==> flow/design.v <==
module top_level(f1,f2,p,in_1,in_2,out,clk,clk2);
input [7:0]in_1, in_2;
input clk;
input clk2;
input [15:0]p;   
input [15:0]f1,f2;  
output [15:0]out;
wire [15:0]a,b;
wire [15:0]r1,r2,r3,r4,r5;
convert inst_1(.float(a), .int8(in_1), .clk(clk));  
convert inst_2(.float(b), .int8(in_2), .clk(clk));
mult inst_3(.B(f1), .C(r1), .A(a), .clk(clk));   
mult inst_4(.B(f2), .C(r2), .A(b), .clk(clk));
main_adder inst_5 (.AA(r1), .BB(r2),.clk(clk), .R_add(r3)); 
mux inst_6(.in1(r4), .in2(p), .sel(clk2), .out(r5));  
main_adder inst_7 (.AA(r3), .BB(r5),.clk(clk), .R_add(r4));  
assign out=r4;
endmodule
module convert( float, int8,clk);
input clk;
output [15:0] float;
input [7:0] int8;
reg [4:0] exp;
reg [9:0] mantissa;
integer i;
always @(negedge clk)
begin
if(int8 != 8'b0) 
begin
for(i = 0; i < 8; i = i + 1)
    if(int8[i]) 
      exp = i;
      if(exp < 10)
      mantissa = int8 << (10 - exp);
      else
      mantissa = int8;
      exp = exp + 15;
 end
else begin
 mantissa=0;
exp=0;
    end
end
assign float = {1'b0, exp, mantissa};
endmodule
module mult(B,C, A, clk);
input  [15:0]A;
input clk;
input [15:0]B;
output reg    [15:0]C;
wire          [5:0]e;   
wire           [21:0]m;  
wire            [10:0]A_m;     
wire            [10:0]B_m;     
reg           [4:0]C_e;  
wire            C_sign;  
reg           [9:0]C_m;  
assign C_sign=(A[15]^B[15]); 
assign e[5:0]=(A[14:10]+B[14:10]-4'b1111); 
assign A_m[10:0]={1'b1, A[9:0]};
assign B_m[10:0]={1'b1, B[9:0]};
assign m[21:0]=(A_m[10:0])*(B_m[10:0]);   
always@(posedge clk)
begin
if (A==0)   
  begin
  C<=16'b0;
  end
else begin
    if (m[21]==1'b1) 
    begin
    C_m=m[20:11];
    C_e=e[4:0]+m[21];
    C<={C_sign,C_e[4:0],C_m[9:0]};
    end 
    else begin
    C_m=m[19:10];
    C_e=e[4:0]+m[21];
    C<={C_sign,C_e[4:0],C_m[9:0]};
    end
end
end
endmodule
module main_adder (AA, BB,clk, R_add);
input [15:0] AA, BB; 
input clk;             
output  [15:0] R_add;                
wire [14:0]temp_Sum_M_C; 
wire [13:0]temp_Sub_M_C, temp_lza_count_reg;
wire [15:0]temp_L, temp_S;
compare_adder inst_1  (.C_L(temp_L), .C_S(temp_S), .A(AA), .B(BB),.clk(clk));  
shift_adder inst_2    ( temp_sign, temp_Sum_M_C, temp_Sub_M_C, temp_lza_count_reg, temp_L, temp_S,clk);
adder inst_3          (R_add, temp_L, temp_S, temp_sign, temp_Sum_M_C, temp_Sub_M_C, temp_lza_count_reg,clk );
endmodule
module compare_adder (C_L, C_S, A, B,clk);
input [15:0] A, B;
input clk;
output reg[15:0] C_L, C_S;
always@ (posedge clk)
if (A[14:0]>=B[14:0])
 begin
C_L<=A[15:0]; C_S<=B[15:0];
 end
 else begin
C_L<=B[15:0]; C_S<=A[15:0];
 end
endmodule
module shift_adder ( sign, Sum_M_C, Sub_M_C, lza_count_reg,L, S,clk);
input [15:0] L, S;  
input clk;             
output reg sign;                       
reg [13:0] M_C_L, M_C_S;        
reg [13:0]M_C_Lnew, M_C_Snew;   
output  reg[14:0] Sum_M_C;             
output  reg[13:0] Sub_M_C;            
reg [13:0] Sub_M_CS;                     
output reg [13:0] lza_count_reg;                
reg [4:0] count; 
always@ (*)
begin
M_C_L[13:0]={1'b1, L[9:0], 3'b000};                      
M_C_S[13:0]={1'b1, S[9:0], 3'b000};
sign=L[15];                                              
M_C_Snew[13:0]=M_C_S[13:0]>>(L[14:10]-S[14:10]);         
M_C_Lnew[13:0]=M_C_L[13:0];                              
Sum_M_C[14:0]=M_C_Lnew[13:0]+ M_C_Snew[13:0];            
Sub_M_C[13:0]=M_C_Lnew[13:0]- M_C_Snew[13:0];            
begin 
lza_count_reg=14;                                            
for( count=0; count<14; count=count+1 ) 
if( Sub_M_C[ count ] ) 
lza_count_reg=13-count; 
end 
end
endmodule
module adder(R_add, L, S, sign, Sum_M_C, Sub_M_C,lza_count_reg,clk );
input clk;
input [15:0] L, S;               
input sign;                       
input [14:0] Sum_M_C;             
input [13:0] Sub_M_C;            
reg [13:0] Sub_M_CS;                     
input [13:0] lza_count_reg;                
output reg [15:0] R_add;                
always @(posedge clk)
begin
if (L==0 &  S==0)
  begin
  R_add<=16'b0;
  end
  else begin
if (L[15]^S[15]==0)            
 begin
R_add[15]<=sign;                      
R_add[14:10]<=L[14:10]+Sum_M_C[14];   
 if (Sum_M_C[14]==1)
 begin
 R_add[9:0]<=Sum_M_C[13:4];
 end 
 else begin
 R_add[9:0]<=Sum_M_C[12:3];             
 end
 end 
 else begin                         
R_add[15]<=sign;
R_add[14:10]<=L[14:10]-lza_count_reg;
Sub_M_CS[13:0]=(Sub_M_C[13:0]<<lza_count_reg);
R_add[9:0]<=Sub_M_CS[12:3];          
end
end
end
endmodule
module mux(in1, in2, sel, out);  
input [15:0]in1,in2;
input sel;
output reg [15:0]out;
 always @ (*)  
 begin : MUX        
   if (sel == 1'b0) begin
      out = in1;
   end else begin
       out = in2 ;
   end
end
endmodule  
From RTL to reports: top_level --
Tool output for the design above, in the order of the flow. Lines are those of the file above, counted from 1. Operators: Yosys type, input widths -> output width; for muxes data width and select width s. Not given: n/a
Design: top top_level, clock input clk, library sky130hd, timing corner tt_025C_1v80

Word-level counts --
Counts by Yosys on the flattened word-level netlist (proc, flatten, opt, wreduce; memories kept). Register bits leave out memories and registers merged into their read ports (data or address); mux counts leave out enables and synchronous resets folded into registers. Print and check cells are left out. Cells with the same type and inputs are merged into one.
Cells by class: multiplexer cells 61, add/subtract/negate cells 20, shift-type cells 6, $mul 2, reduce/logical cells 10, equality and inequality tests 0, $lt $le $gt $ge 4, bitwise gates (word level) 6, div/mod/pow operators 0
Operator list (number):
- $mul 11x11->22 | 2
- $mux 14 | 26
- $mux 5 | 20
- $logic_not 16->1 | 6
- $mux 16 | 5
- $shl 8x32->10 | 2
- $mux 10 | 6
- $add 14x14->15 | 2
- $ge 15x15->1 | 2
- $sub 14x14->14 | 2
- $shl 14x14->13 | 2
- $shr 14x5->14 | 2
- $add 5x1->5 | 4
- $sub 5x5->5 | 4
- $reduce_bool 8->1 | 2
- $mux 8 | 2
- $sub 4x5->6 const A | 2
- $add 5x4->5 const B | 2
- $sub 5x4->5 const B | 2
- $lt 5x4->1 const B | 2
- $add 5x5->5 | 2
- $reduce_and 2->1 | 2
- $mux 2 | 2
- $and 1x1->1 | 2
- $xor 1x1->1 | 2
- $not 1->1 | 2
Bit counts: output and inout port bits 16, latch bits 0, bits in writable memories 0, elaborated cells 127, memories 0, memory bits (read-only) 0, clocked read ports x word width 0, register bits after elaboration 158

Depth --
Longest topological path by Yosys (ltp), each cell counted once; first at word level (registers and memories cut), then after technology mapping (sequential cells cut; the memories' decode and read muxes count).
Depth: depth in word-level cells 19, ABC_AREA 0, gate-level depth with buffers 36, gate-level depth less buffers 32

Netlist --
The flow's flattened synthesis, as Yosys stat reports it; memories are mapped. The netlist is that of the ABC_AREA named above (0 if unset); the other value can give another one. The area totals of this step are shown rounded.
Cell types:
- sky130_fd_sc_hd__fa_1 | number 166, total area 3.32E+03 µm²
- sky130_fd_sc_hd__dfxtp_1 | number 158, total area 3.16E+03 µm²
- sky130_fd_sc_hd__ha_1 | number 226, total area 2.83E+03 µm²
- sky130_fd_sc_hd__inv_1 | number 339, total area 1272.47 µm²
- sky130_fd_sc_hd__nand2_1 | number 235, total area 882.096 µm²
- sky130_fd_sc_hd__a21oi_1 | number 144, total area 720.691 µm²
- sky130_fd_sc_hd__nor2_1 | number 181, total area 679.402 µm²
- sky130_fd_sc_hd__mux2i_1 | number 60, total area 600.576 µm²
- sky130_fd_sc_hd__mux2_2 | number 53, total area 596.822 µm²
- sky130_fd_sc_hd__o21ai_0 | number 112, total area 560.538 µm²
- sky130_fd_sc_hd__and2_1 | number 87, total area 544.272 µm²
- sky130_fd_sc_hd__xnor2_1 | number 56, total area 490.47 µm²
- sky130_fd_sc_hd__clkbuf_1 | number 83, total area 311.549 µm²
- sky130_fd_sc_hd__a21o_1 | number 40, total area 300.288 µm²
- sky130_fd_sc_hd__nor3_1 | number 57, total area 285.274 µm²
- sky130_fd_sc_hd__xor2_1 | number 29, total area 253.994 µm²
- sky130_fd_sc_hd__o211ai_1 | number 29, total area 217.709 µm²
- sky130_fd_sc_hd__nor4_1 | number 34, total area 212.704 µm²
Other cell types: 92; their cells: 443.
Mapped netlist: area of sequential cells 3200 µm², mapped area 21000 µm², buffer cells 110, standard cells after synthesis 2532, flip-flops 158
The figures by module come from a second, unflattened synthesis with its own total; it is not the netlist above.
Second synthesis, totals: cell total of the unflattened synthesis 2548, area (unflattened synthesis) 22000 µm²
Each row is one instance without its submodules.
By module:
- mult | times used 2, area 4700 µm², cells 547
- shift_adder | times used 2, area 2200 µm², cells 308
- compare_adder | times used 2, area 1500 µm², cells 121
- adder | times used 2, area 1500 µm², cells 178
- convert | times used 2, area 910 µm², cells 111
- mux | times used 1, area 250 µm², cells 18
- main_adder | times used 2, area 0.0 µm², cells 0
- top_level | times used 1, area 0.0 µm², cells 0

--- measured runs ---
Measured results for top_level: 4 stored runs of the Yosys and OpenROAD flow on sky130hd. The settings differ; the order carries no meaning. The constraints put input and output delay at 20% of the set period each and load the outputs with 0.01 pF.
Values from the reports are rounded here.

[job 1] flow files
==> flow/run.sh <==
#!/bin/bash
# the make line also repeats the synthesis and layout settings of config.mk as NAME=value (left out here)
make -C /OpenROAD-flow-scripts/flow DESIGN_CONFIG=/design/flow/config.mk WORK_HOME=/design/flow/orfs CLKGATE_MAP_FILE= finish
==> flow/config.mk <==
export PLATFORM = sky130hd
export DESIGN_NAME = top_level
export DESIGN_NICKNAME = top_level
export VERILOG_FILES = /design/flow/design.v
export SDC_FILE = /design/flow/constraint.sdc
export NUM_CORES = 4
export LEC_CHECK = 0
export CAP_MARGIN = 10
export CELL_PAD_IN_SITES_GLOBAL_PLACEMENT = 1
export CORE_ASPECT_RATIO = 1.18
export CORE_MARGIN = 8
export CORE_UTILIZATION = 32
export CTS_CLUSTER_SIZE = 40
export GPL_ROUTABILITY_DRIVEN = 1
export GPL_TIMING_DRIVEN = 1
export SETUP_SLACK_MARGIN = -0.75
export SLEW_MARGIN = 20
==> flow/constraint.sdc <==
create_clock -name core_clock -period 12.0 [get_ports {clk}]
set_input_delay 2.4000 -clock core_clock [delete_from_list [all_inputs] [get_ports {clk}]]
set_output_delay 2.4000 -clock core_clock [all_outputs]
set_load 0.01 [all_outputs]

[job 1] result: final worst hold slack 420 ps; utilization of the finished layout 37%; setup total negative slack -2300 ps; standard-cell area after layout 24000 µm²; worst setup slack after layout -430 ps; die outline area 73000 µm²; mapped cell area after synthesis 21000 µm²

[job 2] flow files
==> flow/run.sh <==
#!/bin/bash
# the make line also repeats the synthesis and layout settings of config.mk as NAME=value (left out here)
make -C /OpenROAD-flow-scripts/flow DESIGN_CONFIG=/design/flow/config.mk WORK_HOME=/design/flow/orfs CLKGATE_MAP_FILE= finish
==> flow/config.mk <==
export PLATFORM = sky130hd
export DESIGN_NAME = top_level
export DESIGN_NICKNAME = top_level
export VERILOG_FILES = /design/flow/design.v
export SDC_FILE = /design/flow/constraint.sdc
export NUM_CORES = 4
export LEC_CHECK = 0
export ABC_AREA = 1
export CAP_MARGIN = 20
export CELL_PAD_IN_SITES_DETAIL_PLACEMENT = 1
export CELL_PAD_IN_SITES_GLOBAL_PLACEMENT = 3
export CORE_ASPECT_RATIO = 1.81
export CORE_MARGIN = 9
export CORE_UTILIZATION = 68
export CTS_CLUSTER_DIAMETER = 96
export CTS_CLUSTER_SIZE = 28
export GPL_TIMING_DRIVEN = 0
export MAX_ROUTING_LAYER = met5
export MIN_ROUTING_LAYER = met1
export PLACE_DENSITY_LB_ADDON = 0.1
export SLEW_MARGIN = 20
==> flow/constraint.sdc <==
create_clock -name core_clock -period 11.0 [get_ports {clk}]
set_input_delay 2.2000 -clock core_clock [delete_from_list [all_inputs] [get_ports {clk}]]
set_output_delay 2.2000 -clock core_clock [all_outputs]
set_load 0.01 [all_outputs]

[job 2] result: no final report: placement broke off with FLW-0024

[job 3] flow files
==> flow/run.sh <==
#!/bin/bash
# the make line also repeats the synthesis and layout settings of config.mk as NAME=value (left out here)
make -C /OpenROAD-flow-scripts/flow DESIGN_CONFIG=/design/flow/config.mk WORK_HOME=/design/flow/orfs CLKGATE_MAP_FILE= finish
==> flow/config.mk <==
export PLATFORM = sky130hd
export DESIGN_NAME = top_level
export DESIGN_NICKNAME = top_level
export VERILOG_FILES = /design/flow/design.v
export SDC_FILE = /design/flow/constraint.sdc
export NUM_CORES = 4
export LEC_CHECK = 0
export ABC_AREA = 0
export CAP_MARGIN = 20
export CELL_PAD_IN_SITES_DETAIL_PLACEMENT = 2
export CELL_PAD_IN_SITES_GLOBAL_PLACEMENT = 1
export CORE_ASPECT_RATIO = 1.81
export CORE_MARGIN = 9
export CORE_UTILIZATION = 53
export CTS_CLUSTER_DIAMETER = 96
export CTS_CLUSTER_SIZE = 28
export GPL_TIMING_DRIVEN = 0
export MAX_ROUTING_LAYER = met4
export MIN_ROUTING_LAYER = met2
export PLACE_DENSITY_LB_ADDON = 0.1
export SLEW_MARGIN = 35
export TNS_END_PERCENT = 10
==> flow/constraint.sdc <==
create_clock -name core_clock -period 11.0 [get_ports {clk}]
set_input_delay 2.2000 -clock core_clock [delete_from_list [all_inputs] [get_ports {clk}]]
set_output_delay 2.2000 -clock core_clock [all_outputs]
set_load 0.01 [all_outputs]

[job 3] result: no final report: placement broke off with DPL-0033

[job 4] flow files
==> flow/run.sh <==
#!/bin/bash
# the make line also repeats the synthesis and layout settings of config.mk as NAME=value (left out here)
make -C /OpenROAD-flow-scripts/flow DESIGN_CONFIG=/design/flow/config.mk WORK_HOME=/design/flow/orfs CLKGATE_MAP_FILE= finish
==> flow/config.mk <==
export PLATFORM = sky130hd
export DESIGN_NAME = top_level
export DESIGN_NICKNAME = top_level
export VERILOG_FILES = /design/flow/design.v
export SDC_FILE = /design/flow/constraint.sdc
export NUM_CORES = 4
export LEC_CHECK = 0
export CAP_MARGIN = 20
export CORE_MARGIN = 2
export CORE_UTILIZATION = 40
export SLEW_MARGIN = 20
==> flow/constraint.sdc <==
create_clock -name core_clock -period 21.0 [get_ports {clk}]
set_input_delay 4.2000 -clock core_clock [delete_from_list [all_inputs] [get_ports {clk}]]
set_output_delay 4.2000 -clock core_clock [all_outputs]
set_load 0.01 [all_outputs]

[job 4] result: utilization of the finished layout 44%; worst setup slack after layout 2800 ps; mapped cell area after synthesis 21000 µm²; standard-cell area after layout 23000 µm²; setup total negative slack 0 ps; die outline area 53000 µm²; final worst hold slack 450 ps
--- end ---
